==> flow/design.v <==
module add_op(input [31:0] A, input [31:0] B, output [31:0] result);
    assign result = A + B;
endmodule
module sub_op(input [31:0] A, input [31:0] B, output [31:0] result);
    assign result = A - B;
endmodule
module and_op(input [31:0] A, input [31:0] B, output [31:0] result);
    assign result = A & B;
endmodule
module or_op(input [31:0] A, input [31:0] B, output [31:0] result);
    assign result = A | B;
endmodule
module xor_op(input [31:0] A, input [31:0] B, output [31:0] result);
    assign result = A ^ B;
endmodule
module nor_op(input [31:0] A, input [31:0] B, output [31:0] result);
    assign result = ~(A | B);
endmodule
module not_op(input [31:0] A, output [31:0] result);
    assign result = ~A;
endmodule
module sll_op(input [31:0] A, input [31:0] B, output [31:0] result);
    assign result = A << B;
endmodule
module srl_op(input [31:0] A, input [31:0] B, output [31:0] result);
    assign result = A >> B;
endmodule
module sra_op(input [31:0] A, input [31:0] B, output [31:0] result);
    assign result = A >> B;
endmodule
module inc_op(input [31:0] A, output [31:0] result);
    assign result = A + 4;
endmodule
module dec_op(input [31:0] A, output [31:0] result);
    assign result = A - 4;
endmodule
module slt_op(input [31:0] A, input [31:0] B, output [31:0] result);
    assign result = (A < B) ? 32'b1 : 32'b0;
endmodule
module sgt_op(input [31:0] A, input [31:0] B, output [31:0] result);
    assign result = (A > B) ? 32'b1 : 32'b0;
endmodule
module lui_op(input [31:0] B, output [31:0] result);
    assign result = {B[15:0], 16'b0};
endmodule
module alu(
    input [31:0] A,
    input [31:0] B,
    input [3:0] opcode,
    output [31:0] result
);
    wire [31:0] add_result;
    wire [31:0] sub_result;
    wire [31:0] and_result;
    wire [31:0] or_result;
    wire [31:0] xor_result;
    wire [31:0] nor_result;
    wire [31:0] not_result;
    wire [31:0] sll_result;
    wire [31:0] srl_result;
    wire [31:0] sra_result;
    wire [31:0] inc_result;
    wire [31:0] dec_result;
    wire [31:0] slt_result;
    wire [31:0] sgt_result;
    wire [31:0] lui_result;
    add_op add(A, B, add_result);
    sub_op sub(A, B, sub_result);
    and_op and_gate(A, B, and_result);
    or_op or_gate(A, B, or_result);
    xor_op xor_gate(A, B, xor_result);
    nor_op nor_gate(A, B, nor_result);
    not_op not_gate(A, not_result);
    sll_op sll(A, B,sll_result);
    srl_op srl(A, B,srl_result);
    sra_op sra(A, B,sra_result);
    inc_op inc(A,  inc_result);
    dec_op dec(A, dec_result);
    slt_op slt(A, B, slt_result);
    sgt_op sgt(A, B, sgt_result);
    lui_op lui(B, lui_result);
    assign result = (opcode == 4'b0000) ? add_result : 
                    (opcode == 4'b0001) ? sub_result :
                    (opcode == 4'b0010) ? and_result :
                    (opcode == 4'b0011) ? or_result :
                    (opcode == 4'b0100) ? xor_result :
                    (opcode == 4'b0101) ? nor_result :
                    (opcode == 4'b0110) ? not_result :
                    (opcode == 4'b0111) ? sll_result :
                    (opcode == 4'b1000) ? srl_result :
                    (opcode == 4'b1001) ? sra_result :
                    (opcode == 4'b1010) ? inc_result :
                    (opcode == 4'b1011) ? dec_result :
                    (opcode == 4'b1100) ? slt_result :
                    (opcode == 4'b1101) ? sgt_result :
                    (opcode == 4'b1110) ? lui_result : 32'b0;
endmodule
module register_bank(
    input clk,
    input rst,
    input [3:0] read_reg1,
    input [3:0] read_reg2,
    input [3:0] write_reg,
    input [31:0] write_data,
    input write_enable,
    output reg [31:0] data_out1,
    output reg [31:0] data_out2,
    output [15:0] output_display
);
    reg [31:0] registers [15:0];  
    reg [15:0] out_display_reg;
    integer i;
    always @(posedge clk or posedge rst) begin
        if (rst) begin
            for (i = 0; i < 16; i = i + 1)
                registers[i] <= (i == 0 || i == 15) ? 32'd0 : i * 10;
        end else if (write_enable) begin
            registers[write_reg] <= write_data;  
        end
    end
    always @(*) begin
        data_out1 = registers[read_reg1];
        data_out2 = registers[read_reg2];
    end
    always @(posedge clk) begin
        out_display_reg <= registers[write_reg][15:0];  
    end
    assign output_display = out_display_reg;
endmodule
module top_processor(
    input clk,
    input rst,
    input [3:0] rx,      
    input [3:0] ry,      
    input [3:0] rz,      
    input [3:0] op,      
    input write_en,      
    output [31:0] result_out   
);
    wire [31:0] operand1;
    wire [31:0] operand2;
    wire [31:0] alu_result;
    reg [31:0] result_reg;
    always @(posedge clk or posedge rst) begin
        if (rst)
            result_reg <= 32'b0;
        else
            result_reg <= alu_result;
    end
    register_bank reg_bank(
        .clk(clk),
        .rst(rst),
        .read_reg1(ry),
        .read_reg2(rz),
        .write_reg(rx),
        .write_data(alu_result),
        .write_enable(write_en),
        .data_out1(operand1),
        .data_out2(operand2),
        .output_display()
    );
    alu alu_unit(
        .A(operand1),
        .B(operand2),
        .opcode(op),
        .result(alu_result)
    );
    assign result_out = result_reg;
endmodule
Reports on top_processor
The steps from the RTL of top_processor to its reports follow in flow order.
Line numbers count from 1 in the design file above.
Operators carry their Yosys type and port widths (W data, S select, Z words).
Cell names lack the library's common part.
{ "design": {"top": "top_processor", "clock": "clk", "cell_library": "sky130hd", "lib_corner": "tt_025C_1v80"} }

Elaborated design
Source: Yosys, flattened and elaborated. Widths are those after wreduce. Registers that Yosys merges into a memory's read port (data or address) are not register bits. Print and check cells do not count. Equal cells are merged and count once.
{ "op_classes": {"n_cmp": 2, "logic": 5, "muxes": 19, "addsub": 4, "shifts": 2, "reduce_and_logical": 20, "equal": 59} }
{ "op_table": {"columns": ["operator", "count"], "rows": [
  ["$pmux W32 S16", 2],
  ["$mux W32", 15],
  ["$eq A4 B4 Y1 const B", 31],
  ["$not A32 Y32", 2],
  ["$eq A4 B3 Y1 const B", 16],
  ["$reduce_and A2 Y1", 16],
  ["$add A32 B3 Y32 const B", 1],
  ["$sub A32 B3 Y32 const B", 1],
  ["$add A32 B32 Y32", 1],
  ["$sub A32 B32 Y32", 1],
  ["$gt A32 B32 Y1", 1],
  ["$lt A32 B32 Y1", 1],
  ["$and A32 B32 Y32", 1],
  ["$or A32 B32 Y32", 1],
  ["$xor A32 B32 Y32", 1],
  ["$shl A32 B32 Y32", 1],
  ["$shr A32 B32 Y32", 1],
  ["$eq A4 B2 Y1 const B", 8],
  ["$eq A4 B1 Y1 const B", 4],
  ["$logic_not A4 Y1", 4],
  ["$mux W1", 2]
]} }
{ "bits": {"inputBits": 19, "word_cells": 128, "output_inout_bits": 32, "regBits": 544} }

Logic depth
Depth = most cells in a row (Yosys ltp): at word level without a register or memory, in the mapped netlist without a sequential cell, where the memories' decode and read muxes count.
{ "depth": {"ltp_word": 18, "ABC_AREA": 0, "mapped_depth": 29} }

Synthesis result
Yosys stat after the flow's synthesis: flattened, memories mapped to cells. It holds for the ABC_AREA given above (unset counts as 0); a run with the other value may have another netlist.
{ "by_type": {"columns": ["cell_type", "count", "type_area_um2"], "rows": [
  ["dfrtp_1", 501, 1.25E+04],
  ["mux2_2", 293, 3.3E+03],
  ["mux2i_1", 169, 1.69E+03],
  ["o21ai_0", 338, 1.69E+03],
  ["nand2_1", 448, 1.68E+03],
  ["a21oi_1", 314, 1.57E+03],
  ["nor2_1", 391, 1.47E+03],
  ["dfstp_2", 43, 1.13E+03],
  ["ha_1", 90, 1126.08],
  ["a22oi_1", 115, 863.328],
  ["clkbuf_1", 211, 792.01],
  ["nand3_1", 126, 630.605],
  ["nand3b_1", 77, 578.054],
  ["a31oi_1", 89, 556.784],
  ["nor3_1", 104, 520.499],
  ["buf_2", 102, 510.49],
  ["buf_4", 66, 495.475],
  ["a22o_1", 55, 481.712]
]} }
Other cell types: 101; their cells: 1310.
{ "mapped": {"flip_flops": 544, "yosys_area_um2": 41786.3, "cells": 4842, "n_buf": 458} }
By module: a second synthesis without flattening, with its own total; a netlist apart from the flattened one above.
{ "hier_totals": {"cells_unflattened": 5315, "area_unflattened_um2": 49492.5} }
Rows give one instance, submodules left out.
{ "modules": {"columns": ["module", "seq_area_um2", "n_inst", "mod_area_um2", "n_cells"], "rows": [
  ["register_bank", 13186.4, 1, 29772.3, 2722],
  ["alu", 0.0, 1, 4840.9, 715],
  ["sll_op", 0.0, 1, 2079.5, 239],
  ["sra_op", 0.0, 1, 1964.4, 224],
  ["srl_op", 0.0, 1, 1964.4, 224],
  ["sub_op", 0.0, 1, 1848.0, 264],
  ["add_op", 0.0, 1, 1794.2, 250],
  ["sgt_op", 0.0, 1, 1042.2, 144],
  ["slt_op", 0.0, 1, 1013.5, 140],
  ["top_processor", 800.8, 1, 804.5, 33],
  ["dec_op", 0.0, 1, 623.1, 84],
  ["inc_op", 0.0, 1, 580.6, 83],
  ["xor_op", 0.0, 1, 280.3, 32],
  ["lui_op", 0.0, 1, 244.0, 33]
]} }
Further modules, not shown: 4.

Timing after synthesis
OpenSTA on the mapped netlist: ideal clock, no wires. The path of least setup slack (recovery checks aside). Input and output delay are each 20% of the period. Register names are those of the netlist, which keeps one name where synthesis merged equal registers.
{ "synth_path": {"kind": "input port to flip-flop", "startpoint": "input ry[0]", "endpoint": "register reg_bank.registers[0][0]", "setup_time_ns": 0.133, "path_buffers": 7, "required_ns": 7.867, "stages": 24, "path_slack_ns": 0.960, "t_first_pin_ns": 1.600, "in_delay_ns": 1.600, "clock_period_ns": 8.0, "arrival_ns": 6.907, "delay_ns": 5.440, "synth_period_reached_ns": 7.04} }
"delay_ns" = arrival - input delay + setup time.
"stages" counts driving pins, that of a launching flip-flop among them; a cell with two outputs on the path counts twice.
"synth_period_reached_ns" = period - worst setup slack (recovery checks aside). The figure is calculated, with input and output delays left at 20% of the set period.
Between the ends stands the longest chain of elaborated cells between them, by number of cells; it is not shown to be the way that was timed. Of several equally long chains one is given.
A line is the first line of the expression or statement that the cell stems from. Yosys adds cells for indexed reads and writes and turns some case tables into memories.
{ "synth_between": {"path_cell_list": "buf_6 buf_6 buf_6 nor2b_1 buf_2 a22oi_1 o211ai_1 or4_1 and2_1 clkbuf_1 ha_1 clkbuf_1 or3_1 or4_1 or3_1 nor4_1 o21ai_1 a31oi_1 nor2_2 o21ai_1 mux2_2 a311oi_2 buf_2 a21oi_1", "elab_chain_len": 18, "cone_cells": 46, "classes_between": "4 x add/sub; 2 x compare; 15 x eq/ne; 2 x shift; 17 x mux; 5 x logic; 1 x reduce/logical"} }
{ "synth_lines": {"columns": ["element", "line", "rtl"], "rows": [
  ["from (decl)", 134, "input [3:0] ry,"],
  ["$eq A4 B4 Y1", 122, "data_out1 = registers[read_reg1];"],
  ["$pmux W32 S16", 122, null],
  ["$gt A32 B32 Y1", 41, "assign result = (A > B) ? 32'b1 : 32'b0;"],
  ["$mux W1", 41, null],
  ["$mux W32", 95, "(opcode == 4'b1101) ? sgt_result :"],
  ["$mux W32", 94, "(opcode == 4'b1100) ? slt_result :"],
  ["$mux W32", 93, "(opcode == 4'b1011) ? dec_result :"],
  ["[... 4 more ...]", null, null],
  ["$mux W32", 88, "(opcode == 4'b0110) ? not_result :"],
  ["$mux W32", 87, "(opcode == 4'b0101) ? nor_result :"],
  ["$mux W32", 86, "(opcode == 4'b0100) ? xor_result :"],
  ["$mux W32", 85, "(opcode == 4'b0011) ? or_result :"],
  ["$mux W32", 84, "(opcode == 4'b0010) ? and_result :"],
  ["$mux W32", 83, "(opcode == 4'b0001) ? sub_result :"],
  ["$mux W32", 82, "assign result = (opcode == 4'b0000) ? add_result :"],
  ["to (assign)", 116, "registers[i] <= (i == 0 || i == 15) ? 32'd0 : i * 10;"],
  ["to (assign)", 118, "registers[write_reg] <= write_data;"],
  ["to (decl)", 110, "reg [31:0] registers [15:0];"]
]} }

Timing after layout
Path of least setup slack in the final report of run 3 (OpenROAD, finished layout, wires in). Where an end is a register, its clock arrival counts in the times.
{ "layout_path": {"kind": "input port to flip-flop", "startpoint": "input ry[3]", "endpoint": "register reg_bank.registers[7][30]", "setup_time_ns": 0.11, "required_ns": 11.52, "in_delay_ns": 2.20, "path_buffers": 4, "path_slack_ns": 1.85, "stages": 19, "clock_period_ns": 11.0, "arrival_ns": 9.67, "t_first_pin_ns": 2.20} }
Between the ends stands the longest chain of elaborated cells between them, by number of cells; it is not shown to be the way that was timed. Of several equally long chains one is given.
{ "layout_between": {"path_cell_list": "buf_4 buf_4 nor2b_1 a222oi_1 a21oi_1 buf_4 inv_1 ha_1 ha_1 nor3_1 a2111oi_2 o31ai_1 o31ai_1 o21ai_1 o22ai_1 o32ai_1 nand4_1 buf_4 mux2_2", "elab_chain_len": 15, "cone_cells": 40, "classes_between": "4 x add/sub; 15 x eq/ne; 2 x shift; 13 x mux; 5 x logic; 1 x reduce/logical"} }
{ "layout_lines": {"columns": ["element", "line", "rtl"], "rows": [
  ["from (decl)", 134, "input [3:0] ry,"],
  ["$eq A4 B4 Y1", 122, "data_out1 = registers[read_reg1];"],
  ["$pmux W32 S16", 122, null],
  ["$sub A32 B3 Y32", 35, "assign result = A - 4;"],
  ["$mux W32", 93, "(opcode == 4'b1011) ? dec_result :"],
  ["$mux W32", 92, "(opcode == 4'b1010) ? inc_result :"],
  ["$mux W32", 91, "(opcode == 4'b1001) ? sra_result :"],
  ["$mux W32", 90, "(opcode == 4'b1000) ? srl_result :"],
  ["$mux W32", 89, "(opcode == 4'b0111) ? sll_result :"],
  ["$mux W32", 88, "(opcode == 4'b0110) ? not_result :"],
  ["$mux W32", 87, "(opcode == 4'b0101) ? nor_result :"],
  ["$mux W32", 86, "(opcode == 4'b0100) ? xor_result :"],
  ["$mux W32", 85, "(opcode == 4'b0011) ? or_result :"],
  ["$mux W32", 84, "(opcode == 4'b0010) ? and_result :"],
  ["$mux W32", 83, "(opcode == 4'b0001) ? sub_result :"],
  ["$mux W32", 82, "assign result = (opcode == 4'b0000) ? add_result :"],
  ["to (assign)", 116, "registers[i] <= (i == 0 || i == 15) ? 32'd0 : i * 10;"],
  ["to (assign)", 118, "registers[write_reg] <= write_data;"],
  ["to (decl)", 110, "reg [31:0] registers [15:0];"]
]} }

Appendix: measured runs

Flow measurements of top_processor on sky130hd: 6 stored runs with different settings, listed in no order. Input and output delays are each 20% of the period that was set; the output load is 0.01 pF.
"achieved clock period (ns)": clock period set for the run, less the worst setup slack. It is reckoned from that one timing run; input and output delays stay at 20% of the period that was set.
"worst setup path time (ns)" means the part of the period allowed to the worst setup path (the constraints hold back 20% at inputs and 20% at outputs) less its slack; where the path has registers, the arrival times of their clocks count too.
"finish__power__total" is the tool's figure for a default switching activity; nothing was simulated.

settings of run 1
{
  "CORE_UTILIZATION": 62,
  "CTS_CLUSTER_DIAMETER": 75,
  "GPL_ROUTABILITY_DRIVEN": 0,
  "GPL_TIMING_DRIVEN": 1,
  "MIN_ROUTING_LAYER": "met1",
  "PLACE_DENSITY": 0.86,
  "SETUP_SLACK_MARGIN": 1.05,
  "SLEW_MARGIN": 30,
  "period_ns": 5.08,
  "CAP_MARGIN": 20,
  "CORE_MARGIN": 2
}
report of run 1: did not finish, route, GRT-0116

settings of run 2
{
  "ABC_AREA": 0,
  "CAP_MARGIN": 10,
  "CELL_PAD_IN_SITES_DETAIL_PLACEMENT": 0,
  "CELL_PAD_IN_SITES_GLOBAL_PLACEMENT": 2,
  "CORE_ASPECT_RATIO": 0.82,
  "CORE_MARGIN": 6,
  "CORE_UTILIZATION": 37,
  "CTS_CLUSTER_DIAMETER": 343,
  "CTS_CLUSTER_SIZE": 23,
  "GPL_ROUTABILITY_DRIVEN": 0,
  "MAX_ROUTING_LAYER": "met4",
  "MIN_ROUTING_LAYER": "met2",
  "PLACE_DENSITY": 0.82,
  "SLEW_MARGIN": 15,
  "period_ns": 11.0
}
report of run 2: did not finish, route, GRT-0116

settings of run 3
{
  "ABC_AREA": 0,
  "CELL_PAD_IN_SITES_GLOBAL_PLACEMENT": 1,
  "CORE_ASPECT_RATIO": 0.76,
  "CORE_MARGIN": 10,
  "CORE_UTILIZATION": 31,
  "MAX_ROUTING_LAYER": "met4",
  "PLACE_DENSITY": 0.78,
  "SETUP_SLACK_MARGIN": 1.93,
  "SLEW_MARGIN": 15,
  "period_ns": 11.0,
  "CAP_MARGIN": 20
}
report of run 3
yosys chip area after synthesis (um^2): 41786.3
finish__design__die__area: 150018.0
finish__design__instance__area__stdcell: 45773.9
finish__design__instance__utilization: 0.3417
finish__timing__setup__ws: 1.852
finish__timing__setup__tns: 0.000
finish__timing__hold__ws: 0.496
finish__power__total: 1.163e-02
achieved clock period (ns): 9.148
worst setup path time (ns): 6.95
worst setup path kind: input port to flip-flop

settings of run 4
{
  "CORE_UTILIZATION": 40,
  "period_ns": 8.0,
  "CAP_MARGIN": 20,
  "CORE_MARGIN": 2,
  "SLEW_MARGIN": 20
}
report of run 4
yosys chip area after synthesis (um^2): 41786.3
finish__design__die__area: 107066.0
finish__design__instance__area__stdcell: 47078.9
finish__design__instance__utilization: 0.4549
finish__timing__setup__ws: 0.226
finish__timing__setup__tns: 0.000
finish__timing__hold__ws: 0.484
finish__power__total: 1.671e-02
achieved clock period (ns): 7.774
worst setup path time (ns): 6.17
worst setup path kind: input port to flip-flop

settings of run 5
{
  "ABC_AREA": 1,
  "CORE_UTILIZATION": 64,
  "HOLD_SLACK_MARGIN": 0.05,
  "MIN_ROUTING_LAYER": "met2",
  "SLEW_MARGIN": 25,
  "period_ns": 8.0,
  "CAP_MARGIN": 20,
  "CORE_MARGIN": 2
}
report of run 5: did not finish, route, GRT-0116

settings of run 6
{
  "CORE_UTILIZATION": 40,
  "period_ns": 7.97,
  "CAP_MARGIN": 20,
  "CORE_MARGIN": 2,
  "SLEW_MARGIN": 20
}
report of run 6
yosys chip area after synthesis (um^2): 41786.3
finish__design__die__area: 107066.0
finish__design__instance__area__stdcell: 47307.9
finish__design__instance__utilization: 0.4571
finish__timing__setup__ws: 0.350
finish__timing__setup__tns: 0.000
finish__timing__hold__ws: 0.490
finish__power__total: 1.699e-02
achieved clock period (ns): 7.620
worst setup path time (ns): 6.03
worst setup path kind: input port to flip-flop
